==> flow/design.v <==
module apb_fifo (
    input  wire                   clk,         
    input  wire                   rst,         
    input  wire                   psel,        
    input  wire [3:0]            paddr,       
    input  wire [31:0]            pwdata,      
    input  wire                   penable,     
    input  wire                   pwrite,      
    output reg  [31:0]            prdata,      
    output reg                    pready       
);
parameter DEPTH = 16;   
parameter idle = 0, check_op = 1, write_data = 2, read_data =3,send_ready = 4;
reg [2:0] state;
reg [3:0] addr ;
 reg [31:0] wdata,rdata;
  reg [31:0] mem [0:15];
reg [3:0] wr_ptr;    
reg [3:0] rd_ptr;    
reg [4:0] count;     
reg [1:0] cwait;
always @(posedge clk or negedge rst) begin
    if (rst == 0) begin
        for(int i = 0; i<16;i++)
        begin
        mem[i] <= 0;
        end
        wr_ptr <= 0;
        rd_ptr <= 0;
        count <= 0;
        pready <= 0;
        state   <= idle;
        pready <= 0;
        prdata <= 0;
        addr   <= 0;
        wdata  <= 0;
        rdata  <= 0;
        cwait  <= 0;
    end else begin
        case(state)
        idle:
        begin
            wr_ptr <= 0;
            rd_ptr <= 0;
            count <= 0;
            pready <= 0;
            prdata <= 0;
            addr   <= 0;
            wdata  <= 0;
            rdata  <= 0;
            cwait  <= 0;
            state <= check_op;
        end
        check_op:
        begin
         if (penable && psel && pwrite && count != 15)
         begin 
            state   <= write_data;
            addr    <= paddr;
            wdata   <= pwdata;
         end
         else if (penable && psel && !pwrite && count != 0)
         begin
            state  <= read_data;
            addr   <= paddr;
         end
         else 
            state  <= check_op;
        end
        write_data:
        begin
            mem[addr] <= wdata;
            if(cwait < 2)
            begin
              state <= write_data;
              cwait <= cwait + 1;
            end
            else
            begin
               cwait <= 0;
               pready <= 1'b1;
               state <= send_ready;
               wr_ptr <= wr_ptr + 1;
               count  <= count  + 1;
            end
        end
        read_data : begin
            rdata <= mem[addr];
            if(cwait < 2)
            begin
              state <= read_data;
              cwait <= cwait + 1;
            end
            else
            begin
               cwait <= 0;
               state <= send_ready;
               pready <= 1'b1;
               prdata <= rdata;
               rd_ptr <= rd_ptr + 1;
               count  <= count  - 1;
            end
        end
        send_ready: begin
           state  <= check_op;
           pready <= 1'b0;    
         end
     endcase
     end
   end  
endmodule
### Reports on apb_fifo

Module apb_fifo before and after one edit of its RTL, step after step.
"original" refers to lines of the RTL above, "edited" to lines of the edited file.
"change": "edited" minus "original" as printed here. "relative change": 100 x difference / "original".
Library cell names are shortened.
A cell with - has no value.

* top module: apb_fifo
* clock port: clk
* cell library: sky130hd
* corner: tt_025C_1v80

### The edit

The edit as a unified diff against the file above.
The edited RTL no longer does the same as the RTL above: the edit was made by script, with no optimisation intended.

```diff
@@ -99,5 +99,5 @@
                prdata <= rdata;
                rd_ptr <= rd_ptr + 1;
-               count  <= count  - 1;
+               count  <= count  ^ 1;
             end
         end
```

### Elaborated design

Counts by Yosys on the flattened word-level netlist (proc, flatten, opt, wreduce). Print and check cells are left out. Cells with the same type and inputs are merged into one.

Cells by class
* bitwise logic cells: original 0, edited 2, change +2
* reduce/logical cells: original 37, edited 39, change +2, relative change +5.41%
* order comparisons: original 1, edited 1, change 0, relative change 0.00%
* mux-type cells: original 21, edited 21, change 0, relative change 0.00%
* equal/unequal tests: original 25, edited 25, change 0, relative change 0.00%
* $add $sub $neg: original 3, edited 2, change -1, relative change -33.33%

Operators with widths
* 1-bit inverter: original 0, edited 2, change +2
* 5-bit 2-to-1 mux: original 2, edited 1, change -1, relative change -50.00%
* 2-bit nonzero test: original 2, edited 3, change +1, relative change +50.00%
* 1-bit 2-to-1 mux: original 1, edited 2, change +1, relative change +100.00%
* 3-bit AND reduction: original 1, edited 2, change +1, relative change +100.00%
* 5-bit by 1-bit subtractor with 5-bit output (second input constant): original 1, edited 0, change -1, relative change -100.00%
* 2-bit AND reduction: original 20, edited 20, change 0, relative change 0.00%
* 4-bit == test (second input constant): original 8, edited 8, change 0, relative change 0.00%
* 1-bit logical AND: original 5, edited 5, change 0, relative change 0.00%
* 4-bit by 3-bit == test with 1-bit output (second input constant): original 4, edited 4, change 0, relative change 0.00%
* 2-bit != test (second input constant): original 4, edited 4, change 0, relative change 0.00%
* 2-bit 2-to-1 mux: original 3, edited 3, change 0, relative change 0.00%
* 32-bit parallel mux with 2-bit select: original 3, edited 3, change 0, relative change 0.00%
* 3-bit by 2-bit == test with 1-bit output (second input constant): original 2, edited 2, change 0, relative change 0.00%
* 4-bit by 2-bit == test with 1-bit output (second input constant): original 2, edited 2, change 0, relative change 0.00%
* 3-bit 2-to-1 mux: original 2, edited 2, change 0, relative change 0.00%
* 32-bit 2-to-1 mux: original 2, edited 2, change 0, relative change 0.00%
* 4-bit 2-to-1 mux: original 2, edited 2, change 0, relative change 0.00%
* 3-bit nonzero test: original 2, edited 2, change 0, relative change 0.00%
* 2-bit OR reduction: original 2, edited 2, change 0, relative change 0.00%
* 2-bit by 1-bit adder with 2-bit output (second input constant): original 1, edited 1, change 0, relative change 0.00%
* 5-bit by 1-bit adder with 5-bit output (second input constant): original 1, edited 1, change 0, relative change 0.00%
* 3-bit by 1-bit == test with 1-bit output (second input constant): original 1, edited 1, change 0, relative change 0.00%
* 3-bit == test (second input constant): original 1, edited 1, change 0, relative change 0.00%
* 4-bit by 1-bit == test with 1-bit output (second input constant): original 1, edited 1, change 0, relative change 0.00%
* 1-bit logical NOT: original 1, edited 1, change 0, relative change 0.00%
* 3-bit logical NOT: original 1, edited 1, change 0, relative change 0.00%
* 4-bit logical NOT: original 1, edited 1, change 0, relative change 0.00%

Not every row of either side is listed.

Word-level totals
* output and inout bits: original 33, edited 33, change 0, relative change 0.00%
* elaborated cells: original 111, edited 115, change +4, relative change +3.60%
* register bits: original 623, edited 623, change 0, relative change 0.00%

### Depth

Yosys ltp: most cells in a row. Word level: on the elaborated netlist, between registers, memories and ports. Mapped: between sequential cells and ports; inverters and the memories' decode and read muxes count.

Logic depth
* depth in word-level cells: original 6, edited 6, change 0, relative change 0.00%
* ABC_AREA: original 0, edited 0
* gate-level depth with buffers: original 9, edited 9, change 0, relative change 0.00%
* depth with buffers taken out: original 7, edited 8, change +1, relative change +14.29%

### Netlist

The flow's flattened synthesis, as Yosys stat reports it; memories are mapped. The netlist is that of the ABC_AREA named above (0 if unset); the other value can give another one.

Cell types
* nor2_1: original 87, edited 14, change -73, relative change -83.91%
* a22oi_1: original 130, edited 63, change -67, relative change -51.54%
* a31oi_1: original 1, edited 60, change +59, relative change +5900.00%
* nand3_1: original 5, edited 63, change +58, relative change +1160.00%
* a221o_1: original 0, edited 58, change +58
* a21oi_1: original 56, edited 5, change -51, relative change -91.07%
* o21ai_1: original 0, edited 31, change +31
* mux2_4: original 30, edited 0, change -30, relative change -100.00%
* mux2_2: original 449, edited 477, change +28, relative change +6.24%
* a211oi_1: original 3, edited 28, change +25, relative change +833.33%
* a2bb2oi_1: original 24, edited 0, change -24, relative change -100.00%
* buf_2: original 70, edited 49, change -21, relative change -30.00%
* clkbuf_1: original 74, edited 94, change +20, relative change +27.03%
* a221oi_2: original 19, edited 0, change -19, relative change -100.00%
* o211ai_1: original 46, edited 29, change -17, relative change -36.96%
* buf_4: original 26, edited 42, change +16, relative change +61.54%
* o21ai_0: original 57, edited 49, change -8, relative change -14.04%
* mux2i_1: original 70, edited 63, change -7, relative change -10.00%

Not every row of either side is listed.

Synthesis totals
* cells in the netlist: original 2086, edited 2035, change -51, relative change -2.44%
* flip-flops: original 625, edited 625, change 0, relative change 0.00%
* synthesis area (um^2): original 27817.9, edited 27380.0, change -437.9, relative change -1.57%
* area of sequential cells (um^2): original 15641.3, edited 15641.3, change 0.0, relative change 0.00%
* buffers: original 184, edited 189, change +5, relative change +2.72%

### Worst setup path after synthesis

OpenSTA on the mapped netlist: ideal clock, no wires. The path of least setup slack (recovery checks aside). Input and output delay are each 20% of the period. Register names are those of the netlist, which keeps one name where synthesis merged equal registers.

Path post-synthesis
* path type: original in2reg, edited in2reg
* from: original input port penable, edited input port penable
* to: original register wdata[10], edited register wdata[10]
* setup time (ps): original 121, edited 121, change 0
* buffers on the path: original 3, edited 1, change -2, relative change -66.67%
* arrival time (ps): original 2024, edited 1873, change -151, relative change -7.46%
* period (ps): original 5000, edited 5000, change 0, relative change 0.00%
* path delay (ps): original 1145, edited 994, change -151, relative change -13.19%
* required time (ps): original 4879, edited 4879, change 0, relative change 0.00%
* launch time at the first pin (ps): original 1000, edited 1000, change 0, relative change 0.00%
* input delay (ps): original 1000, edited 1000, change 0, relative change 0.00%
* slack (ps): original 2855, edited 3006, change +151
* stages on the path: original 7, edited 5, change -2, relative change -28.57%
* synthesis period reached (ps): original 2145, edited 1994, change -151, relative change -7.04%

"path delay" = arrival - input delay + setup time.
"stages on the path": output pins that drive a net of the path, with the launching flip-flop's if there is one; two outputs of one cell count as two.
"synthesis period reached" = period - worst setup slack (recovery checks aside). The figure is calculated, with input and output delays left at 20% of the set period.
Between the ends stands the longest chain of elaborated cells between them, by number of cells; it is not shown to be the way that was timed. Of several equally long chains one is given.
Each line given opens the expression or statement behind the cell; cells for indexed reads and writes are added by Yosys, which also makes memories of some case tables.
A register here has more assigning lines than the two given.

On the way, post-synthesis, original:
* path through: and3_1 o211a_1 clkbuf_1 nor2b_1 clkbuf_1 buf_2 a22o_1
* cells in the longest elaborated chain: 5
* elaborated cells between the ends (all ways): 7

Ends and longest elaborated chain, post-synthesis, original
* start, declared: RTL line 7 `input  wire                   penable,`
* 1-bit logical AND (3 in a row): RTL line 56 `if (penable && psel && pwrite && count != 15)`
* 32-bit 2-to-1 mux: RTL line 56
* 32-bit parallel mux with 2-bit select: RTL line 40 `case(state)`
* end, assigned: RTL line 36 `wdata  <= 0;`
* end, assigned: RTL line 60 `wdata   <= pwdata;`
* end, declared: RTL line 16 `reg [31:0] wdata,rdata;`

On the way, post-synthesis, edited:
* path through: nand3_1 nor2_1 nor2_1 clkbuf_1 a22o_1
* cells in the longest elaborated chain: 5
* elaborated cells between the ends (all ways): 7

Ends and longest elaborated chain, post-synthesis, edited
* start, declared: RTL line 7 `input  wire                   penable,`
* 1-bit logical AND (3 in a row): RTL line 56 `if (penable && psel && pwrite && count != 15)`
* 32-bit 2-to-1 mux: RTL line 56
* 32-bit parallel mux with 2-bit select: RTL line 40 `case(state)`
* end, assigned: RTL line 36 `wdata  <= 0;`
* end, assigned: RTL line 60 `wdata   <= pwdata;`
* end, declared: RTL line 16 `reg [31:0] wdata,rdata;`

### Worst path after layout

Path of least setup slack in the final report of each run of set A (OpenROAD, finished layout, wires in). Where an end is a register, its clock arrival counts in the times.
The report prints the path's times to 10 ps; the period is as set.

Path post-layout
* path type: original reg2reg, edited reg2reg
* from: original register addr[1], edited register addr[2]
* to: original register rdata[30], edited register rdata[2]
* required time (ps): original 3940, edited 3920, change -20, relative change -0.51%
* setup time (ps): original 80, edited 70, change -10
* arrival time (ps): original 3320, edited 3100, change -220, relative change -6.63%
* slack (ps): original 620, edited 830, change +210
* period (ps): original 3400, edited 3400, change 0, relative change 0.00%
* buffers on the path: original 1, edited 1, change 0, relative change 0.00%
* stages on the path: original 7, edited 7, change 0, relative change 0.00%
* launch time at the first pin (ps): original 610, edited 600, change -10, relative change -1.64%

Between the ends stands the longest chain of elaborated cells between them, by number of cells; it is not shown to be the way that was timed. Of several equally long chains one is given.
A register here has more assigning lines than the two given.

On the way, post-layout, original:
* path through: dfrtp_4 buf_4 nand3b_1 a2bb2oi_1 o22ai_1 a211oi_1 o21ai_0
* cells in the longest elaborated chain: 3
* elaborated cells between the ends (all ways): 18

Ends and longest elaborated chain, post-layout, original
* start, declared: RTL line 15 `reg [3:0] addr ;`
* start, assigned: RTL line 59 `addr    <= paddr;`
* start, assigned: RTL line 65 `addr   <= paddr;`
* 4-bit == test: RTL line 88 `rdata <= mem[addr];`
* 32-bit parallel mux with 16-bit select: RTL line 88
* 32-bit parallel mux with 2-bit select: RTL line 40 `case(state)`
* end, assigned: RTL line 37 `rdata  <= 0;`
* end, assigned: RTL line 88
* end, declared: RTL line 16 `reg [31:0] wdata,rdata;`

On the way, post-layout, edited:
* path through: dfrtp_2 and2_2 buf_12 a22oi_1 o211ai_1 a211oi_1 o21ai_1
* cells in the longest elaborated chain: 3
* elaborated cells between the ends (all ways): 18

Ends and longest elaborated chain, post-layout, edited
* start, declared: RTL line 15 `reg [3:0] addr ;`
* start, assigned: RTL line 59 `addr    <= paddr;`
* start, assigned: RTL line 65 `addr   <= paddr;`
* 4-bit == test: RTL line 88 `rdata <= mem[addr];`
* 32-bit parallel mux with 16-bit select: RTL line 88
* 32-bit parallel mux with 2-bit select: RTL line 40 `case(state)`
* end, assigned: RTL line 37 `rdata  <= 0;`
* end, assigned: RTL line 88
* end, declared: RTL line 16 `reg [31:0] wdata,rdata;`

### Flow runs

Runs of the flow (Yosys, OpenROAD) on both versions; the two runs of a pair have the same settings. The constraints put input and output delay at 20% of the set period each and load the outputs with 0.01 pF.

Flow settings, set A:
* CORE_UTILIZATION: 40
* period_ns: 3.4
* CAP_MARGIN: 20
* CORE_MARGIN: 2
* SLEW_MARGIN: 20

Results, set A
* worst setup slack after layout (ps): original 621, edited 827, change +206
* mapped cell area after synthesis (um^2): original 27817.9, edited 27380.0, change -437.9, relative change -1.57%
* total die area (um^2): original 71671.3, edited 70559.3, change -1112.0, relative change -1.55%
* power consumption (uW): original 29067, edited 27767, change -1300, relative change -4.47%
* post-route setup TNS (ps): original 0, edited 0, change 0
* reached clock period (ps): original 2779, edited 2573, change -206, relative change -7.41%
* utilization in the final report: original 0.465, edited 0.467, change +0.002
* standard-cell area after layout (um^2): original 31956.9, edited 31539.0, change -417.9, relative change -1.31%

Flow settings, set B:
* ABC_AREA: 0
* CAP_MARGIN: 40
* CORE_UTILIZATION: 39
* CTS_CLUSTER_DIAMETER: 63
* CTS_CLUSTER_SIZE: 17
* MAX_ROUTING_LAYER: met5
* PLACE_DENSITY_LB_ADDON: 0.07
* SLEW_MARGIN: 20
* TNS_END_PERCENT: 80
* period_ns: 2.68
* CORE_MARGIN: 2

Results, set B
* worst setup slack after layout (ps): original 371, edited 314, change -57
* mapped cell area after synthesis (um^2): original 27817.9, edited 27380.0, change -437.9, relative change -1.57%
* total die area (um^2): original 73481.7, edited 72339.5, change -1142.2, relative change -1.55%
* power consumption (uW): original 36691, edited 34464, change -2227, relative change -6.07%
* post-route setup TNS (ps): original 0, edited 0, change 0
* reached clock period (ps): original 2309, edited 2366, change +57, relative change +2.47%
* utilization in the final report: original 0.459, edited 0.452, change -0.007
* standard-cell area after layout (um^2): original 32219.7, edited 31575.3, change -644.4, relative change -2.00%

By "reached clock period" is meant the clock period of the run minus its worst setup slack. This is arithmetic on one report: input and output delays are still those of the set period (20% each).
"power consumption": no workload was simulated; the value follows from the tool's default switching activity.
